==> flow/design.v <==
module PE(
    rst_n,
    in_valid,
    clk,
    up_in,
    left_in,
    right_out,
    down_out,
    result_out
);
input clk;
input rst_n;
input [7:0] up_in, left_in;
input in_valid;
output reg [7:0] right_out, down_out;
output reg [31:0] result_out;
always @(posedge clk or negedge rst_n) begin
    if(!rst_n) begin
        result_out <= 0;
        right_out <= 0;
        down_out <= 0;
    end
    else if(in_valid) begin
        result_out <= 0;
        right_out <= 0;
        down_out <= 0;
    end
    else begin
        result_out <= result_out + up_in * left_in;
        right_out <= left_in;
        down_out <= up_in;
    end
end
endmodule
module buffer (
    input clk,
    input rst_n,
    input in_valid,
    input [31:0] data_in,
    output reg [31:0] data_out
);
reg [7:0] r1_temp1;
reg [7:0] r2_temp1, r2_temp2;
reg [7:0] r3_temp1, r3_temp2, r3_temp3;
always @(posedge clk or negedge rst_n) begin
    if (!rst_n) begin
        data_out <= 32'b0;
        r1_temp1 <= 8'b0;
        r2_temp1 <= 8'b0;
        r2_temp2 <= 8'b0;
        r3_temp1 <= 8'b0;
        r3_temp2 <= 8'b0;
        r3_temp3 <= 8'b0;
    end 
    else if(in_valid) begin
        data_out <= 32'b0;
        r1_temp1 <= 8'b0;
        r2_temp1 <= 8'b0;
        r2_temp2 <= 8'b0;
        r3_temp1 <= 8'b0;
        r3_temp2 <= 8'b0;
        r3_temp3 <= 8'b0;
    end
    else begin
        r1_temp1 <= data_in[23:16];
        r2_temp1 <= r2_temp2;
        r2_temp2 <= data_in[15:8];
        r3_temp1 <= r3_temp2;
        r3_temp2 <= r3_temp3;
        r3_temp3 <= data_in[7:0];
        data_out <= {data_in[31:24], r1_temp1, r2_temp1, r3_temp1};
    end
end 
endmodule
module systolic_array(
    rst_n,
    in_valid,
    clk,
    in_a,
    in_b,
    out_c_r1,
    out_c_r2,
    out_c_r3,
    out_c_r4
);
input rst_n;
input in_valid;
input clk;
input [31:0] in_a;
input [31:0] in_b;
output [127:0] out_c_r1; 
output [127:0] out_c_r2;
output [127:0] out_c_r3;
output [127:0] out_c_r4;
wire [7:0] vertical_wire[4:0][3:0]; 
wire [7:0] horizontal_wire[3:0][4:0];  
wire [31:0] c_wire[3:0][3:0]; 
assign vertical_wire[0][0] = in_b[31:24];  
assign vertical_wire[0][1] = in_b[23:16];  
assign vertical_wire[0][2] = in_b[15:8];  
assign vertical_wire[0][3] = in_b[7:0];   
assign horizontal_wire[0][0] = in_a[31:24];  
assign horizontal_wire[1][0] = in_a[23:16];  
assign horizontal_wire[2][0] = in_a[15:8];   
assign horizontal_wire[3][0] = in_a[7:0];    
genvar i,j;
generate
    for(i=0;i<4;i=i+1) begin:ROW
        for(j=0;j<4;j=j+1) begin:COL
            PE pe(
                .rst_n(rst_n),
                .in_valid(in_valid),
                .clk(clk),
                .up_in(vertical_wire[i][j]),
                .left_in(horizontal_wire[i][j]),
                .right_out(horizontal_wire[i][j+1]),
                .down_out(vertical_wire[i+1][j]),
                .result_out(c_wire[i][j])
            );
        end
    end
endgenerate
assign out_c_r1 = {c_wire[0][0], c_wire[0][1], c_wire[0][2], c_wire[0][3]};
assign out_c_r2 = {c_wire[1][0], c_wire[1][1], c_wire[1][2], c_wire[1][3]};
assign out_c_r3 = {c_wire[2][0], c_wire[2][1], c_wire[2][2], c_wire[2][3]};
assign out_c_r4 = {c_wire[3][0], c_wire[3][1], c_wire[3][2], c_wire[3][3]};
endmodule
module TPU(
    clk,
    rst_n,
    in_valid,
    K,
    M,
    N,
    busy,
    A_wr_en,
    A_index,
    A_data_in,
    A_data_out,
    B_wr_en,
    B_index,
    B_data_in,
    B_data_out,
    C_wr_en,
    C_index,
    C_data_in,
    C_data_out
);
input clk;
input rst_n;
input            in_valid;
input [7:0]      K;
input [7:0]      M;
input [7:0]      N;
output reg       busy;
output reg          A_wr_en;
output reg [15:0]   A_index;
output     [31:0]   A_data_in;
input  [31:0]       A_data_out;
output reg          B_wr_en;
output reg [15:0]   B_index;
output     [31:0]   B_data_in;
input  [31:0]       B_data_out;
output reg          C_wr_en;
output reg [15:0]   C_index;
output reg [127:0]  C_data_in;
input  [127:0]      C_data_out;
assign A_data_in = 32'd0;
assign B_data_in = 32'd0;
reg [31:0] A_buffer_in, B_buffer_in;
reg [31:0] A_buffer_out, B_buffer_out;
wire [127:0] c_out[3:0];
buffer weight_buffer_A (
    .clk(clk),
    .rst_n(rst_n),
    .in_valid(in_valid),
    .data_in(A_buffer_in),
    .data_out(A_buffer_out)
);
buffer input_buffer_B (
    .clk(clk),
    .rst_n(rst_n),
    .in_valid(in_valid),
    .data_in(B_buffer_in),
    .data_out(B_buffer_out)
);
reg sa_valid;
systolic_array SA (
    .rst_n(rst_n),
    .in_valid(sa_valid),
    .clk(clk),
    .in_a(A_buffer_out),
    .in_b(B_buffer_out),
    .out_c_r1(c_out[0]),
    .out_c_r2(c_out[1]),
    .out_c_r3(c_out[2]),
    .out_c_r4(c_out[3])
);
reg [7:0] M_reg, N_reg, K_reg;
reg [7:0] tile_m, tile_n, tile_k;
reg [7:0] max_tile_m, max_tile_n, max_tile_k;
wire [127:0] c_row0 = c_out[0];
wire [127:0] c_row1 = c_out[1];
wire [127:0] c_row2 = c_out[2];
wire [127:0] c_row3 = c_out[3];
integer i, j;
localparam IDLE = 3'd0;
localparam LOAD = 3'd1;
localparam CALC = 3'd2;
localparam WRITEBACK = 3'd3;
localparam DONE = 3'd4;
reg [3:0] state, next_state;
reg [7:0] load_cnt, calc_cnt, wb_cnt;
reg [15:0] A_addr, B_addr, C_addr;
always @(*) begin
    if(tile_k == max_tile_k - 1) begin
        if(tile_k * 4 + load_cnt > K_reg) begin
            A_addr = (((tile_m * K_reg) + K_reg)) ;
            B_addr = (((tile_n * K_reg) + K_reg));
        end
        else begin
            A_addr = (((tile_m * K_reg) + (tile_k * 4))) + load_cnt;
            B_addr = (((tile_n * K_reg) + (tile_k * 4))) + load_cnt;
        end
    end
    else begin
        A_addr = (((tile_m * K_reg) + (tile_k * 4))) + load_cnt;
        B_addr = (((tile_n * K_reg) + (tile_k * 4))) + load_cnt;
    end
    C_addr = ((tile_n * M_reg) + (tile_m * 4)) + wb_cnt;
end
reg [15:0] next_tile_m, next_tile_n;
always @(*) begin
    if(tile_n < max_tile_n - 1) begin
        next_tile_n = tile_n + 1;
        next_tile_m = tile_m;
    end
    else begin
        next_tile_n = 0;
        if(tile_m < max_tile_m - 1) begin
            next_tile_m = tile_m + 1;
        end
        else begin
            next_tile_m = 0;
        end
    end
end
always @(posedge clk or negedge rst_n) begin
    if(!rst_n) begin
        M_reg <= 0;
        N_reg <= 0;
        K_reg <= 0;
        max_tile_m <= 0;
        max_tile_n <= 0; 
        max_tile_k <= 0;
        tile_k <= 0;
    end
    else if(in_valid) begin
        M_reg <= M;
        N_reg <= N;
        K_reg <= K;
        max_tile_m <= (M + 3) >> 2;  
        max_tile_n <= (N + 3) >> 2; 
        max_tile_k <= (K + 3) >> 2; 
        tile_k <= 0;
    end
end
always @(*) begin
    case(state)
        IDLE: begin
            if(in_valid)
                next_state = LOAD;
            else
                next_state = IDLE;
        end
        LOAD: begin
            if(load_cnt > K_reg || tile_k * 4 + load_cnt > K_reg) 
                next_state = CALC;
            else
                next_state = LOAD;
        end
        CALC: begin
            if(calc_cnt == 7)
                next_state = WRITEBACK;    
            else
                next_state = CALC;
        end
        WRITEBACK: begin
            if(wb_cnt > 3 || tile_m * 4 + wb_cnt >= M_reg) begin
                if(tile_n < max_tile_n - 1 || tile_m < max_tile_m - 1)
                    next_state = LOAD;
                else
                    next_state = DONE;
            end
            else
                next_state = WRITEBACK;
        end
        DONE: begin
            next_state = IDLE;
        end
        default: next_state = IDLE;
    endcase
end
always @(posedge clk or negedge rst_n) begin
    if(!rst_n) begin
        busy <= 0;
        A_wr_en <= 0;
        B_wr_en <= 0;
        C_wr_en <= 0;
        A_index <= 0;
        B_index <= 0;
        C_index <= 0;
        load_cnt <= 0;
        calc_cnt <= 0;
        wb_cnt <= 0;
        sa_valid <= 0;
        tile_m <= 0;
        tile_n <= 0;
        state <= IDLE;
    end
    else begin
        state <= next_state;
        case(state)
            IDLE: begin
                if(in_valid) begin
                    busy <= 1;
                    load_cnt <= 0;
                    calc_cnt <= 0;
                    wb_cnt <= 0;
                    sa_valid <= 1;
                end
                else begin
                    busy <= 0;
                end
                A_buffer_in <= 0;
                B_buffer_in <= 0;
                C_wr_en <= 0;
            end
            LOAD: begin
                A_index <= A_addr;
                B_index <= B_addr;
                sa_valid <= 0;
                if(tile_k * 4 + load_cnt > K_reg) begin
                    A_buffer_in <= 0; 
                    B_buffer_in <= 0;
                end
                else if(load_cnt == 0) begin
                    A_buffer_in <= 0; 
                    B_buffer_in <= 0;
                end
                else begin
                    A_buffer_in <= A_data_out;
                    B_buffer_in <= B_data_out;
                end
                if(load_cnt > K_reg) begin
                    load_cnt <= 0;
                end
                else begin
                    load_cnt <= load_cnt + 1;
                end
            end
            CALC: begin
                A_buffer_in <= 0;
                B_buffer_in <= 0;
                if(calc_cnt == 7) begin
                    calc_cnt <= 0;
                end
                else begin
                    calc_cnt <= calc_cnt + 1;
                end
            end
            WRITEBACK: begin
                if(wb_cnt <= 3 && tile_m * 4 + wb_cnt < M_reg) begin
                    C_wr_en <= 1;
                    C_index <= C_addr;
                    C_data_in <= c_out[wb_cnt];
                    wb_cnt <= wb_cnt + 1;
                end
                else begin
                    C_wr_en <= 0;
                    sa_valid <= 1;
                    tile_m <= next_tile_m;
                    tile_n <= next_tile_n;
                    wb_cnt <= 0;
                end
            end
            DONE: begin
                busy <= 0;
                C_wr_en <= 0;
            end
        endcase
        if(in_valid) begin
            tile_m <= 0;
            tile_n <= 0;
        end
    end
end
endmodule
Appendix: tool output

Reports on TPU
Module TPU before and after one edit of its RTL, step after step.
Lines under "before" count in the file above, lines under "after" in the edited file.
"difference": "after" minus "before" as printed here.
Operators carry their Yosys type and port widths (W data, S select, Z words).
Library cell names are shortened.
A cell with n/a has no value.
- top module: TPU
- clock input: clk
- library: sky130hd
- corner: tt_025C_1v80

The edit
The edit as a unified diff against the file above.
The edited RTL no longer does the same as the RTL above: the edit was made by script, with no optimisation intended.
begin of diff
@@ -171,11 +171,5 @@
 reg [31:0] A_buffer_out, B_buffer_out;
 wire [127:0] c_out[3:0];
-buffer weight_buffer_A (
-    .clk(clk),
-    .rst_n(rst_n),
-    .in_valid(in_valid),
-    .data_in(A_buffer_in),
-    .data_out(A_buffer_out)
-);
+assign A_buffer_out = A_buffer_in;
 buffer input_buffer_B (
     .clk(clk),
end of diff

Word level
Yosys after proc, flatten, opt, wreduce and memory -nomap, before mapping. Print and check cells are not counted.
- bit counts (item ; before ; after ; difference):
    bits in registers ; 1190 ; 1110 ; -80
    bits of input ports ; 219 ; 219 ; 0
    output and inout bits ; 244 ; 244 ; 0
    word-level cells ; 270 ; 256 ; -14
- cells by class (item ; before ; after ; difference):
    $add $sub $neg ; 34 ; 34 ; 0
    multiply operators ; 21 ; 21 ; 0
    magnitude comparators ; 8 ; 8 ; 0
    eq/ne operators ; 12 ; 12 ; 0
    mux-type cells ; 94 ; 87 ; -7
    reduce/logical cells ; 27 ; 27 ; 0
- operator list (cell ; before ; after ; difference):
    $mux W8 ; 49 ; 43 ; -6
    $mux W32 ; 22 ; 21 ; -1
    $mul A8 B8 Y16 ; 21 ; 21 ; 0
    $add A32 B16 Y32 ; 16 ; 16 ; 0
    $reduce_bool A2 Y1 ; 7 ; 7 ; 0
    $mux W1 ; 6 ; 6 ; 0
    $reduce_and A2 Y1 ; 6 ; 6 ; 0
    $add A16 B8 Y16 ; 5 ; 5 ; 0
    $add A8 B1 Y8 const B ; 5 ; 5 ; 0
    $mux W16 ; 4 ; 4 ; 0
    $ne A2 B2 Y1 const B ; 4 ; 4 ; 0
    $add A8 B2 Y9 const B ; 3 ; 3 ; 0
    $logic_or A1 B1 Y1 ; 3 ; 3 ; 0
    $pmux W8 S2 ; 3 ; 3 ; 0
    $reduce_and A3 Y1 ; 3 ; 3 ; 0
    $sub A8 B1 Y9 const B ; 3 ; 3 ; 0
    $eq A2 B2 Y1 const B ; 2 ; 2 ; 0
    $eq A3 B2 Y1 const B ; 2 ; 2 ; 0
    $gt A8 B8 Y1 ; 2 ; 2 ; 0
    $lt A8 B32 Y1 ; 2 ; 2 ; 0
    $mux W3 ; 2 ; 2 ; 0
    $pmux W1 S2 ; 2 ; 2 ; 0
    $pmux W32 S2 ; 2 ; 2 ; 0
    $reduce_or A2 Y1 ; 2 ; 2 ; 0
    $add A10 B8 Y11 ; 1 ; 1 ; 0
    $add A16 B10 Y16 ; 1 ; 1 ; 0
    $eq A2 B1 Y1 const B ; 1 ; 1 ; 0
    $eq A3 B1 Y1 const B ; 1 ; 1 ; 0
Not every row of either side is listed.

Longest topological paths
Depth = most cells in a row (Yosys ltp): at word level without a register or memory, in the mapped netlist without a sequential cell, where the memories' decode and read muxes count.
- logic depth (item ; before ; after ; difference):
    word-level depth ; 7 ; 7 ; 0
    ABC_AREA ; 0 ; 0 ; n/a
    depth in mapped cells ; 22 ; 22 ; 0
    mapped depth without buffers ; 20 ; 20 ; 0

Mapped cells and area
The flow's flattened synthesis, as Yosys stat reports it; memories are mapped. The netlist is that of the ABC_AREA named above (0 if unset); the other value can give another one.
- cells by type (type ; before ; after ; difference):
    dfrtp_1 ; 996 ; 916 ; -80
    nand3_1 ; 136 ; 82 ; -54
    o21ai_0 ; 255 ; 203 ; -52
    nor2b_1 ; 483 ; 432 ; -51
    xnor2_1 ; 211 ; 255 ; +44
    nand2_1 ; 813 ; 777 ; -36
    and2_1 ; 720 ; 690 ; -30
    nor2_1 ; 558 ; 586 ; +28
    o21ai_1 ; 3 ; 29 ; +26
    a21oi_1 ; 297 ; 274 ; -23
    a21o_1 ; 103 ; 123 ; +20
    nor3_1 ; 110 ; 92 ; -18
    clkbuf_1 ; 277 ; 260 ; -17
    xor2_1 ; 162 ; 147 ; -15
    or3_1 ; 67 ; 52 ; -15
    o22ai_1 ; 16 ; 5 ; -11
    nor3b_1 ; 13 ; 24 ; +11
    o21a_1 ; 70 ; 60 ; -10
Not every row of either side is listed.
- synthesis totals (item ; before ; after ; difference):
    standard cells after synthesis ; 10235 ; 9951 ; -284
    mapped area (um^2) ; 99003.7 ; 96166.0 ; -2837.7
    sequential part of the area (um^2) ; 30715.7 ; 28713.8 ; -2001.9
    mapped flip-flops ; 1189 ; 1109 ; -80
    buffers ; 364 ; 344 ; -20
The figures by module come from a second, unflattened synthesis with its own total; it is not the netlist above.
- second synthesis, totals (item ; before ; after ; difference):
    cells (unflattened synthesis) ; 10756 ; 10460 ; -296
    area (unflattened synthesis) (um^2) ; 104736.7 ; 101914.0 ; -2822.7
Each row is one instance without its submodules.
- modules, before (module ; times used ; cells ; area (um^2) ; sequential area (um^2)):
    PE ; 16 ; 489 ; 4594.4 ; 1201.2
    TPU ; 1 ; 2596 ; 26141.3 ; 9095.0
    buffer ; 2 ; 168 ; 2542.4 ; 2001.9
    systolic_array ; 1 ; 0 ; 0.0 ; 0.0
- modules, after (module ; times used ; cells ; area (um^2) ; sequential area (um^2)):
    PE ; 16 ; 481 ; 4576.9 ; 1201.2
    TPU ; 1 ; 2596 ; 26141.3 ; 9095.0
    buffer ; 1 ; 168 ; 2542.4 ; 2001.9
    systolic_array ; 1 ; 0 ; 0.0 ; 0.0

Worst setup path after synthesis
Source: OpenSTA report_checks on the synthesized netlist (no wires, ideal clock, input and output delay 20% of the period each), path of least setup slack; recovery checks are left aside. Register names are those of the netlist, which keeps one name where synthesis merged equal registers.
- path post-synthesis (item ; before ; after ; difference):
    path type ; register to register ; register to register ; n/a
    start ; reg tile_m[0] ; reg tile_m[1] ; n/a
    end ; reg C_data_in[0] ; reg C_data_in[0] ; n/a
    period (ps) ; 6500 ; 6500 ; 0
    setup time (ps) ; 617 ; 617 ; 0
    time at the first pin (ps) ; 0 ; 0 ; 0
    data arrival time (ps) ; 8145 ; 7823 ; -322
    required time (ps) ; 5883 ; 5883 ; 0
    slack (ps) ; -2262 ; -1940 ; +322
    path delay (ps) ; 8762 ; 8440 ; -322
    stages on the path ; 12 ; 15 ; +3
    path buffers ; 1 ; 1 ; 0
    synthesis period reached (ps) ; 8762 ; 8440 ; -322
"path delay" is the arrival time less input delay plus setup time.
"stages on the path": output pins that drive a net of the path, with the launching flip-flop's if there is one; two outputs of one cell count as two.
"synthesis period reached" = period - worst setup slack (recovery checks aside). The figure is calculated, with input and output delays left at 20% of the set period.
Between the ends stands the longest chain of elaborated cells between them, by number of cells; it is not shown to be the way that was timed. Of several equally long chains one is given.
A line is the first line of the expression or statement that the cell stems from. Yosys adds cells for indexed reads and writes and turns some case tables into memories.
A register here has more assigning lines than the two given.
Between the ends, post-synthesis, before:
- cell sequence: dfrtp_1 ha_1 fa_1 xor2_1 ha_1 a21o_1 a211o_1 o221ai_1 and2_1 nand3_1 clkbuf_1 nor2_1
- length of the longest elaborated chain: 4
- elaborated cells between the ends (all ways) at 4
- classes of those cells: add/sub (1); compare (1); reduce/logical (2)
- ends and longest elaborated chain, post-synthesis, before (item ; RTL line ; source):
    start, declared ; 200 ; reg [7:0] tile_m, tile_n, tile_k;
    start, assigned ; 317 ; tile_m <= 0;
    start, assigned ; 382 ; tile_m <= next_tile_m;
    $add A10 B8 Y11 ; 373 ; if(wb_cnt <= 3 && tile_m * 4 + wb_cnt < M_reg) begin
    $lt A11 B8 Y1 ; 373 ;
    $logic_and A1 B1 Y1 ; 373 ;
    $reduce_and A3 Y1 ; n/a ;
    end, assigned ; 376 ; C_data_in <= c_out[wb_cnt];
    end, declared ; 166 ; output reg [127:0]  C_data_in;
Between the ends, post-synthesis, after:
- cell sequence: dfrtp_1 ha_1 a211oi_1 o21bai_1 a21oi_1 xnor2_1 ha_1 nor4_1 nand4_1 a31oi_1 o21ai_1 nor2_1 nand2_1 clkbuf_1 nor2_1
- length of the longest elaborated chain: 4
- elaborated cells between the ends (all ways) at 4
- classes of those cells: add/sub (1); compare (1); reduce/logical (2)
- ends and longest elaborated chain, post-synthesis, after (item ; RTL line ; source):
    start, declared ; 194 ; reg [7:0] tile_m, tile_n, tile_k;
    start, assigned ; 311 ; tile_m <= 0;
    start, assigned ; 376 ; tile_m <= next_tile_m;
    $add A10 B8 Y11 ; 367 ; if(wb_cnt <= 3 && tile_m * 4 + wb_cnt < M_reg) begin
    $lt A11 B8 Y1 ; 367 ;
    $logic_and A1 B1 Y1 ; 367 ;
    $reduce_and A3 Y1 ; n/a ;
    end, assigned ; 370 ; C_data_in <= c_out[wb_cnt];
    end, declared ; 166 ; output reg [127:0]  C_data_in;

Timing after layout
Path of least setup slack in the final report of the runs of set A (OpenROAD, finished layout, wires in). Where an end is a register, its clock arrival counts in the times.
The report prints the path's times to 10 ps; the period is as set.
- path after layout (item ; before ; after ; difference):
    path type ; register to register ; register to register ; n/a
    start ; reg tile_n[1] ; reg A_buffer_in[29] ; n/a
    end ; reg B_index[13] ; reg SA.ROW[0].COL[0].pe.result_out[20] ; n/a
    period (ps) ; 6500 ; 6500 ; 0
    setup time (ps) ; 110 ; 110 ; 0
    time at the first pin (ps) ; 800 ; 790 ; -10
    data arrival time (ps) ; 6400 ; 6400 ; 0
    required time (ps) ; 7190 ; 7180 ; -10
    slack (ps) ; 780 ; 780 ; 0
    stages on the path ; 18 ; 17 ; -1
    path buffers ; 0 ; 0 ; 0
Between the ends stands the longest chain of elaborated cells between them, by number of cells; it is not shown to be the way that was timed. Of several equally long chains one is given.
A register here has more assigning lines than the two given.
Between the ends, after layout, before:
- cell sequence: dfrtp_1 and2_1 fa_1 inv_1 fa_1 inv_1 fa_1 inv_1 fa_1 inv_1 ha_1 nor2b_1 a41o_1 o41ai_1 mux2i_1 a311oi_2 xnor2_1 mux2_2
- length of the longest elaborated chain: 4
- elaborated cells between the ends (all ways) at 6
- classes of those cells: add/sub (2); mul (2); mux (2)
- ends and longest elaborated chain, after layout, before (item ; RTL line ; source):
    start, declared ; 200 ; reg [7:0] tile_m, tile_n, tile_k;
    start, assigned ; 318 ; tile_n <= 0;
    start, assigned ; 383 ; tile_n <= next_tile_n;
    $mul A8 B8 Y16 ; 223 ; B_addr = (((tile_n * K_reg) + (tile_k * 4))) + load_cnt;
    $add A16 B8 Y16 ; 223 ;
    $mux W16 ; 217 ; if(tile_k * 4 + load_cnt > K_reg) begin
    $mux W16 ; 216 ; if(tile_k == max_tile_k - 1) begin
    end, assigned ; 311 ; B_index <= 0;
    end, assigned ; 341 ; B_index <= B_addr;
    end, declared ; 161 ; output reg [15:0]   B_index;
Between the ends, after layout, after:
- cell sequence: edfxtp_1 and2_1 fa_1 fa_1 fa_1 inv_1 fa_1 inv_1 ha_1 a21o_1 a21o_1 a32oi_1 a21oi_1 o21ai_0 nand2_1 and3_1 o21ba_2
- length of the longest elaborated chain: 3
- elaborated cells between the ends (all ways) at 3
- RTL lines with such cells: 2
- classes of those cells: add/sub (1); mul (1); mux (1)
- ends and longest elaborated chain, after layout, after (item ; RTL line ; source):
    start, declared ; 170 ; reg [31:0] A_buffer_in, B_buffer_in;
    start, assigned ; 329 ; A_buffer_in <= 0;
    start, assigned ; 346 ; A_buffer_in <= A_data_out;
    $mul A8 B8 Y16 ; 29 ; result_out <= result_out + up_in * left_in;
    $add A32 B16 Y32 ; 29 ;
    $mux W32 ; 23 ; else if(in_valid) begin
    end, assigned ; 24 ; result_out <= 0;
    end, assigned ; 29 ;
    end, declared ; 16 ; output reg [31:0] result_out;

Layout results
Both versions went through the flow (Yosys, OpenROAD) with the same settings in each pair. Constraints: input delay and output delay 20% of the set period each, output load 0.01 pF.
Flow settings, set A:
- CORE_UTILIZATION at 40
- PLACE_DENSITY at 0.6
- period_ns at 6.5
- CAP_MARGIN: 20
- noted CORE_MARGIN: 2
- SLEW_MARGIN at 20
- measured results, set A (item ; before ; after ; difference):
    synthesized cell area (um^2) ; 99003.7 ; 96166.0 ; -2837.7
    die area (um^2) ; 251507.0 ; 244352.0 ; -7155.0
    standard-cell area after routing (um^2) ; 110117.0 ; 107033.0 ; -3084.0
    utilization after layout ; 0.448 ; 0.446 ; -0.002
    smallest setup slack (ps) ; 784 ; 778 ; -6
    summed negative setup slack (ps) ; 0 ; 0 ; 0
    total power after layout (µW) ; 28736 ; 42059 ; +13323
    clock period reached (ps) ; 5716 ; 5722 ; +6
Flow settings, set B:
- CORE_ASPECT_RATIO: 0.76
- CORE_UTILIZATION at 47
- noted GPL_ROUTABILITY_DRIVEN: 1
- MAX_ROUTING_LAYER: met5
- MIN_ROUTING_LAYER: met1
- PLACE_DENSITY at 0.8
- SETUP_SLACK_MARGIN at 1.45
- SLEW_MARGIN at 5
- noted TNS_END_PERCENT: 25
- period_ns at 5.36
- CAP_MARGIN: 20
- noted CORE_MARGIN: 2
- measured results, set B (item ; before ; after ; difference):
    synthesized cell area (um^2) ; 99003.7 ; 96166.0 ; -2837.7
    die area (um^2) ; 214369.0 ; 208275.0 ; -6094.0
    standard-cell area after routing (um^2) ; 116094.0 ; 115493.0 ; -601.0
    utilization after layout ; 0.556 ; 0.569 ; +0.013
    smallest setup slack (ps) ; 258 ; 212 ; -46
    summed negative setup slack (ps) ; 0 ; 0 ; 0
    total power after layout (µW) ; 36995 ; 58770 ; +21775
    clock period reached (ps) ; 5102 ; 5148 ; +46
"clock period reached" is the run's clock period less its worst setup slack. It is reckoned from that one timing run; input and output delays stay at 20% of the period that was set.
"total power after layout" is the tool's figure for a default switching activity; nothing was simulated.
